==> flow/design.v <==
`timescale 1ns / 1ps
module fulladder(input wire a,b,c, output wire sum,carry);
    assign sum = a ^ b ^ c;
    assign carry = (a & b) | (b & c) | (c & a);
endmodule
module compressor_7_to_3(
    input  wire w0,w1,w2,w3,w4,w5,w6,
    output wire sum, c0, c1
);
    wire s1,s2,s3,s4,d1,d2,d3,d4;
    fulladder fa1(.a(w0), .b(w1), .c(w2), .sum(s1), .carry(d1));
    fulladder fa2(.a(w3), .b(w4), .c(w5), .sum(s2), .carry(d2));
    fulladder fa3(.a(s1), .b(s2), .c(w6), .sum(s3), .carry(d3));
    fulladder fa4(.a(d1), .b(d2), .c(d3), .sum(s4), .carry(d4));
    assign sum = s3;
    assign c0  = s4;
    assign c1  = d4;
endmodule
module array_7_to_3_compressor(
    input  wire [31:0] p0,p1,p2,p3,p4,p5,p6,
    output wire [31:0] psum, pc0, pc1
);
    genvar j;
    generate
        for(j=0; j<32; j=j+1) begin
            compressor_7_to_3 C(
                p0[j], p1[j], p2[j], p3[j], p4[j], p5[j], p6[j],
                psum[j], pc0[j], pc1[j]
            );
        end
    endgenerate
endmodule
module array_3_to_2_compressor(
    input  wire [31:0] a,b,c,
    output wire [31:0] sum, carry
);
    assign sum   = a ^ b ^ c;
    assign carry = ((a & b) | (b & c) | (c & a)) << 1;
endmodule
module han_carlson_adder(
    input  wire [31:0] a,
    input  wire [31:0] b,
    output wire [31:0] sum,
    output wire carry_out
);
    wire [31:0] g, p;
    assign g = a & b;
    assign p = a ^ b;
    wire [31:0] g1, p1;
    assign g1[0] = g[0];
    assign p1[0] = p[0];
    genvar i;
    generate
        for(i=1;i<32;i=i+1) begin
            assign g1[i] = g[i] | (p[i] & g[i-1]);
            assign p1[i] = p[i] & p[i-1];
        end
    endgenerate
    wire [31:0] g2, p2;
    assign g2[0] = g1[0];
    assign p2[0] = p1[0];
    assign g2[1] = g1[1];
    assign p2[1] = p1[1];
    generate
        for(i=2;i<32;i=i+1) begin
            assign g2[i] = g1[i] | (p1[i] & g1[i-2]);
            assign p2[i] = p1[i] & p1[i-2];
        end
    endgenerate
    wire [31:0] g3, p3;
    assign g3[0] = g2[0];
    assign p3[0] = p2[0];
    assign g3[1] = g2[1];
    assign p3[1] = p2[1];
    assign g3[2] = g2[2];
    assign p3[2] = p2[2];
    assign g3[3] = g2[3];
    assign p3[3] = p2[3];
    generate
        for(i=4;i<32;i=i+1) begin
            assign g3[i] = g2[i] | (p2[i] & g2[i-4]);
            assign p3[i] = p2[i] & p2[i-4];
        end
    endgenerate
    wire [31:0] g4, p4;
    assign g4[0] = g3[0];
    assign p4[0] = p3[0];
    assign g4[1] = g3[1];
    assign p4[1] = p3[1];
    assign g4[2] = g3[2];
    assign p4[2] = p3[2];
    assign g4[3] = g3[3];
    assign p4[3] = p3[3];
    assign g4[4] = g3[4];
    assign p4[4] = p3[4];
    assign g4[5] = g3[5];
    assign p4[5] = p3[5];
    assign g4[6] = g3[6];
    assign p4[6] = p3[6];
    assign g4[7] = g3[7];
    assign p4[7] = p3[7];
    generate
        for(i=8;i<32;i=i+1) begin
            assign g4[i] = g3[i] | (p3[i] & g3[i-8]);
            assign p4[i] = p3[i] & p3[i-8];
        end
    endgenerate
    wire [31:0] g5, p5;
    assign g5[0]  = g4[0];  assign p5[0]  = p4[0];
    assign g5[1]  = g4[1];  assign p5[1]  = p4[1];
    assign g5[2]  = g4[2];  assign p5[2]  = p4[2];
    assign g5[3]  = g4[3];  assign p5[3]  = p4[3];
    assign g5[4]  = g4[4];  assign p5[4]  = p4[4];
    assign g5[5]  = g4[5];  assign p5[5]  = p4[5];
    assign g5[6]  = g4[6];  assign p5[6]  = p4[6];
    assign g5[7]  = g4[7];  assign p5[7]  = p4[7];
    assign g5[8]  = g4[8];  assign p5[8]  = p4[8];
    assign g5[9]  = g4[9];  assign p5[9]  = p4[9];
    assign g5[10] = g4[10]; assign p5[10] = p4[10];
    assign g5[11] = g4[11]; assign p5[11] = p4[11];
    assign g5[12] = g4[12]; assign p5[12] = p4[12];
    assign g5[13] = g4[13]; assign p5[13] = p4[13];
    assign g5[14] = g4[14]; assign p5[14] = p4[14];
    assign g5[15] = g4[15]; assign p5[15] = p4[15];
    generate
        for(i=16;i<32;i=i+1) begin
            assign g5[i] = g4[i] | (p4[i] & g4[i-16]);
            assign p5[i] = p4[i] & p4[i-16];
        end
    endgenerate
    wire [31:0] carry_in; 
    assign carry_in[0] = 1'b0;
    assign carry_in[1]  = g[0];
    assign carry_in[2]  = g1[1];
    assign carry_in[3]  = g2[2];
    assign carry_in[4]  = g3[3];
    generate
        for(i=5;i<32;i=i+1) begin
            assign carry_in[i] = g5[i-1];
        end
    endgenerate
    generate
        for(i=0;i<32;i=i+1) begin
            assign sum[i] = p[i] ^ carry_in[i];
        end
    endgenerate
    assign carry_out = g5[31];
endmodule
module piped_wallace_mult(
    input wire clock, reset,
    input wire [15:0] x,y,
    output reg [31:0] prod
);
    genvar i,j;
    wire [31:0] pp[0:15];
    generate
        for(i=0; i<16; i=i+1) begin : PP_GEN
            for(j=0; j<32; j=j+1) begin : COL
                assign pp[i][j] = (j>=i && j<i+16) ? (x[j-i] & y[i]) : 1'b0;
            end
        end
    endgenerate
    wire [31:0] s0,s1,c0_0,c1_0,c02_0,c12_0;
    array_7_to_3_compressor A0(pp[0],pp[1],pp[2],pp[3],pp[4],pp[5],pp[6], s0, c0_0, c02_0);
    array_7_to_3_compressor A1(pp[7],pp[8],pp[9],pp[10],pp[11],pp[12],pp[13], s1, c1_0, c12_0);
    wire [31:0] c0  = c0_0  << 1;
    wire [31:0] c1  = c1_0  << 1;
    wire [31:0] c02 = c02_0 << 2;
    wire [31:0] c12 = c12_0 << 2;
    reg [31:0] rs0,rs1,rc0,rc1,rc02,rc12, rpp14,rpp15;
    always @(posedge clock or posedge reset)
        if(reset) begin
            rs0<=0; rs1<=0; rc0<=0; rc1<=0; rc02<=0; rc12<=0;
            rpp14<=0; rpp15<=0;
        end else begin
            rs0<=s0; rs1<=s1; rc0<=c0; rc1<=c1; rc02<=c02; rc12<=c12;
            rpp14<=pp[14]; rpp15<=pp[15];
        end
    wire [31:0] sum1,carry_1,carry_2;
    array_7_to_3_compressor A2(
        rs0,rs1,rc0,rc1,rc02,rc12,rpp14,
        sum1, carry_1, carry_2
    );
    wire [31:0] carry1 = carry_1 << 1;
    wire [31:0] carry2 = carry_2 << 2;
    reg [31:0] rsum1,rcarry1,rcarry2,rlast;
    always @(posedge clock or posedge reset)
        if(reset) begin
            rsum1<=0; rcarry1<=0; rcarry2<=0; rlast<=0;
        end else begin
            rsum1<=sum1; rcarry1<=carry1; rcarry2<=carry2;
            rlast<=rpp15;
        end
    wire [31:0] psum_1, pcarry_1, final_sum_pre, final_carry_pre;
    array_3_to_2_compressor C0(rsum1, rcarry1, rcarry2, psum_1, pcarry_1);
    array_3_to_2_compressor C1(rlast, psum_1, pcarry_1, final_sum_pre, final_carry_pre);
    reg [31:0] rsum, rcarry;
    always @(posedge clock or posedge reset)
        if(reset) begin
            rsum<=0; rcarry<=0;
        end else begin
            rsum<=final_sum_pre;
            rcarry<=final_carry_pre;
        end
    wire [31:0] final_sum;
    wire cout;
    han_carlson_adder HC(rsum, rcarry, final_sum, cout);
    always @(posedge clock or posedge reset)
        if(reset)
            prod <= 0;
        else
            prod <= final_sum;
endmodule
# [Tool chain data of piped_wallace_mult]
# Tool output for the design above, in the order of the flow.
# Line numbers count from 1 in the design file above.
# Operators carry their Yosys type and port widths (W data, S select, Z words).
# Library cell names are shortened.
# The mark - stands for no value.
[design] top_module="piped_wallace_mult" clk_port="clock" cell_library="sky130hd" corner="tt_025C_1v80"

# [After elaboration]
# Source: Yosys, flattened and elaborated, memories not mapped. Widths are those after wreduce; folded enables and synchronous resets count as part of the registers. Registers that Yosys merges into a memory's read port (data or address) are not register bits. Print and check cells do not count. Equal cells are merged and count once.
[bits] input_bits=34 output_inout_bits=32 elab_cells=1899 ff_bits=342
[op_classes] logic=1884
[op_table] cell="$and A1 B1 Y1" n=1014
[op_table] cell="$or A1 B1 Y1" n=442
[op_table] cell="$xor A1 B1 Y1" n=412
[op_table] cell="$and A31 B31 Y31" n=4
[op_table] cell="$or A31 B31 Y31" n=4
[op_table] cell="$xor A32 B32 Y32" n=2
[op_table] cell="$and A30 B31 Y31" n=1
[op_table] cell="$xor A30 B31 Y31" n=1
[op_table] cell="$and A31 B30 Y31" n=1
[op_table] cell="$xor A31 B31 Y31" n=1
[op_table] cell="$and A30 B30 Y30" n=1
[op_table] cell="$xor A30 B30 Y30" n=1

# [Depth]
# Depth = most cells in a row (Yosys ltp): at word level without a register or memory, in the mapped netlist without a sequential cell, where the memories' decode and read muxes count.
[depth] depth_word=11 abc_area=0 ltp_mapped=8 depth_no_buf=8

# [Synthesis result]
# Yosys stat after the flow's synthesis: flattened, memories mapped to cells. It holds for the ABC_AREA given above (unset counts as 0); a run with the other value may have another netlist.
[synth_totals] cells=1324 area_um2=17424.2 seqArea_um2=8433.1 n_buf=39 flip_flops=337
[types] type="dfrtp_1" n=337 area_total_um2=8.43E+03
[types] type="fa_1" n=203 area_total_um2=4.06E+03
[types] type="and2_1" n=211 area_total_um2=1.32E+03
[types] type="ha_1" n=104 area_total_um2=1.3E+03
[types] type="inv_1" n=212 area_total_um2=795.763
[types] type="nand2_1" n=61 area_total_um2=228.97
[types] type="xnor2_1" n=17 area_total_um2=148.893
[types] type="clkbuf_1" n=35 area_total_um2=131.376
[types] type="a21oi_1" n=22 area_total_um2=110.106
[types] type="nor2_1" n=20 area_total_um2=75.072
[types] type="nand3_1" n=11 area_total_um2=55.053
[types] type="a21o_1" n=7 area_total_um2=52.55
[types] type="o21ai_0" n=10 area_total_um2=50.048
[types] type="o211ai_1" n=5 area_total_um2=37.536
[types] type="xor2_1" n=4 area_total_um2=35.034
[types] type="o311ai_2" n=2 area_total_um2=32.531
[types] type="nor2b_1" n=5 area_total_um2=31.28
[types] type="o21bai_1" n=4 area_total_um2=30.029
# Other cell types: 38; their cells: 54.
# The figures by module come from a second, unflattened synthesis with its own total; it is not the netlist above.
[hier_totals] cells_unflattened=1398 area_unflattened_um2=23151.0
# Rows give one instance, submodules left out.
[by_module] mod="piped_wallace_mult" instances=1 area_um2=12490.7 n_cells=713 mod_seq_area_um2=10585.2
[by_module] mod="fulladder" instances=384 area_um2=20.0 n_cells=1 mod_seq_area_um2=0.0
[by_module] mod="han_carlson_adder" instances=1 area_um2=1661.6 n_cells=233 mod_seq_area_um2=0.0
[by_module] mod="array_3_to_2_compressor" instances=2 area_um2=655.6 n_cells=34 mod_seq_area_um2=0.0
[by_module] mod="array_7_to_3_compressor" instances=3 area_um2=0.0 n_cells=0 mod_seq_area_um2=0.0
[by_module] mod="compressor_7_to_3" instances=96 area_um2=0.0 n_cells=0 mod_seq_area_um2=0.0

# [Worst setup path after synthesis]
# Source: OpenSTA report_checks on the synthesized netlist (no wires, ideal clock, input and output delay 20% of the period each), path of least setup slack; recovery checks are left aside. Register names are those of the netlist, which keeps one name where synthesis merged equal registers.
[synth_path] path_kind="input to register" from="in x[9]" to="reg (name not given)" path_delay_ns=1.887 t_required_ns=2.664 path_slack_ns=0.353 arrival_ns=2.311 n_path_buf=1 setup_ns=0.136 tclk_ns=2.8 launch_ns=0.560 path_stages=7 in_delay_ns=0.560 synth_period_reached_ns=2.447
# "path_delay_ns" = arrival - input delay + setup time.
# "path_stages" counts driving pins, that of a launching flip-flop among them; a cell with two outputs on the path counts twice.
# "synth_period_reached_ns" is the clock period less the worst setup slack; recovery checks do not enter. This is arithmetic on one report: input and output delays are still those of the set period (20% each).
# Between the ends stands the longest chain of elaborated cells between them, by number of cells; it is not shown to be the way that was timed. Of several equally long chains one is given.
# A line is the first line of the expression or statement that the cell stems from. Yosys adds cells for indexed reads and writes and turns some case tables into memories.
[synth_between] path_cell_list="clkbuf_1 -> and2_1 -> fa_1 -> inv_1 -> fa_1 -> inv_1 -> fa_1" elab_chain_cells=7 cone_cells=13 cone_lines=3 cone_classes="logic: 13"
[synth_lines] element="start, declared" line=151 source="input wire [15:0] x,y,"
[synth_lines] element="$and A1 B1 Y1" line=159 source="assign pp[i][j] = (j>=i && j<i+16) ? (x[j-i] & y[i]) : 1'b0;"
[synth_lines] element="$xor A1 B1 Y1 (2 in a row)" line=3 source="assign sum = a ^ b ^ c;"
[synth_lines] element="$and A1 B1 Y1" line=4 source="assign carry = (a & b) | (b & c) | (c & a);"
[synth_lines] element="$or A1 B1 Y1 (2 in a row)" line=4
[synth_lines] element="$xor A1 B1 Y1" line=3

# [Path in the finished layout]
# Path of least setup slack in the final report of run A (OpenROAD, finished layout, wires in). Where an end is a register, its clock arrival counts in the times.
[layout_path] path_kind="register to register" from="reg rcarry[5]" to="reg prod[31]" tclk_ns=2.8 n_path_buf=0 path_stages=9 path_slack_ns=0.48 t_required_ns=3.20 setup_ns=0.11 arrival_ns=2.73 launch_ns=0.52
# Between the ends stands the longest chain of elaborated cells between them, by number of cells; it is not shown to be the way that was timed. Of several equally long chains one is given.
[layout_between] path_cell_list="dfrtp_1 -> ha_4 -> fa_2 -> a21o_1 -> a221oi_4 -> nor3_4 -> o211ai_4 -> o211ai_1 -> a21o_1" elab_chain_cells=10 cone_cells=15 cone_lines=10 cone_classes="logic: 15"
[layout_lines] element="start, declared" line=197 source="reg [31:0] rsum, rcarry;"
[layout_lines] element="start, assigned" line=200 source="rsum<=0; rcarry<=0;"
[layout_lines] element="start, assigned" line=203 source="rcarry<=final_carry_pre;"
[layout_lines] element="$and A31 B31 Y31" line=47 source="assign g = a & b;"
[layout_lines] element="$and A1 B1 Y1" line=55 source="assign g1[i] = g[i] | (p[i] & g[i-1]);"
[layout_lines] element="$or A1 B1 Y1" line=55
[layout_lines] element="$or A1 B1 Y1" line=66 source="assign g2[i] = g1[i] | (p1[i] & g1[i-2]);"
[layout_lines] element="$or A1 B1 Y1" line=81 source="assign g3[i] = g2[i] | (p2[i] & g2[i-4]);"
[layout_lines] element="$and A1 B1 Y1" line=104 source="assign g4[i] = g3[i] | (p3[i] & g3[i-8]);"
[layout_lines] element="$or A1 B1 Y1" line=104
[layout_lines] element="$and A1 B1 Y1" line=127 source="assign g5[i] = g4[i] | (p4[i] & g4[i-16]);"
[layout_lines] element="$or A1 B1 Y1" line=127
[layout_lines] element="$xor A1 B1 Y1" line=144 source="assign sum[i] = p[i] ^ carry_in[i];"
[layout_lines] element="end, assigned" line=210 source="prod <= 0;"
[layout_lines] element="end, assigned" line=212 source="prod <= final_sum;"
[layout_lines] element="end, declared" line=152 source="output reg [31:0] prod"

# Measured data: module piped_wallace_mult, platform sky130hd, 3 stored runs of the flow under differing settings, order arbitrary. Input and output delays are each 20% of the period that was set; the output load is 0.01 pF.
# "achievedPeriod_ns" means the clock period less the worst setup slack. The figure is calculated, with input and output delays left at 20% of the set period.
# "worstPathTime_ns" means the part of the period allowed to the worst setup path (the constraints hold back 20% at inputs and 20% at outputs) less its slack; where the path has registers, the arrival times of their clocks count too.
# "power_total_mw" rests on the timing tool's default activity at the inputs, not on a simulated workload.
run="run A" settings CELL_PAD_IN_SITES_GLOBAL_PLACEMENT=3 CORE_MARGIN=6 CORE_UTILIZATION=53 GPL_TIMING_DRIVEN=0 HOLD_SLACK_MARGIN=0.09 PLACE_DENSITY=0.42 SETUP_SLACK_MARGIN=0.5 SLEW_MARGIN=15 period_ns=2.8 CAP_MARGIN=20
run="run A" results worst_setup_slack_ns=0.477 die_area_um2=37370.7 power_total_mw=18.551 synthesis_area_um2=17424.2 achievedPeriod_ns=2.323 worstPathTime_ns=2.32 timing.worst_path_kind="register to register" fin_tns_ns=0.000 final_util_frac=0.649 layout_stdcell_area_um2=20752.4
run="run B" settings CORE_UTILIZATION=40 SETUP_SLACK_MARGIN=0.46 period_ns=2.59 CAP_MARGIN=20 CORE_MARGIN=2 SLEW_MARGIN=20
run="run B" results worst_setup_slack_ns=0.338 die_area_um2=45245.5 power_total_mw=19.912 synthesis_area_um2=17424.2 achievedPeriod_ns=2.252 worstPathTime_ns=2.25 timing.worst_path_kind="register to register" fin_tns_ns=0.000 final_util_frac=0.504 layout_stdcell_area_um2=21703.3
run="run C" settings CELL_PAD_IN_SITES_GLOBAL_PLACEMENT=3 CORE_MARGIN=10 CORE_UTILIZATION=68 CTS_CLUSTER_DIAMETER=298 CTS_CLUSTER_SIZE=16 MAX_ROUTING_LAYER="met5" MIN_ROUTING_LAYER="met1" PLACE_DENSITY=0.48 SETUP_SLACK_MARGIN=-0.04 TNS_END_PERCENT=50 period_ns=3.89 CAP_MARGIN=20 SLEW_MARGIN=20
run="run C" outcome="stopped before the end: placement reported GPL-0301"
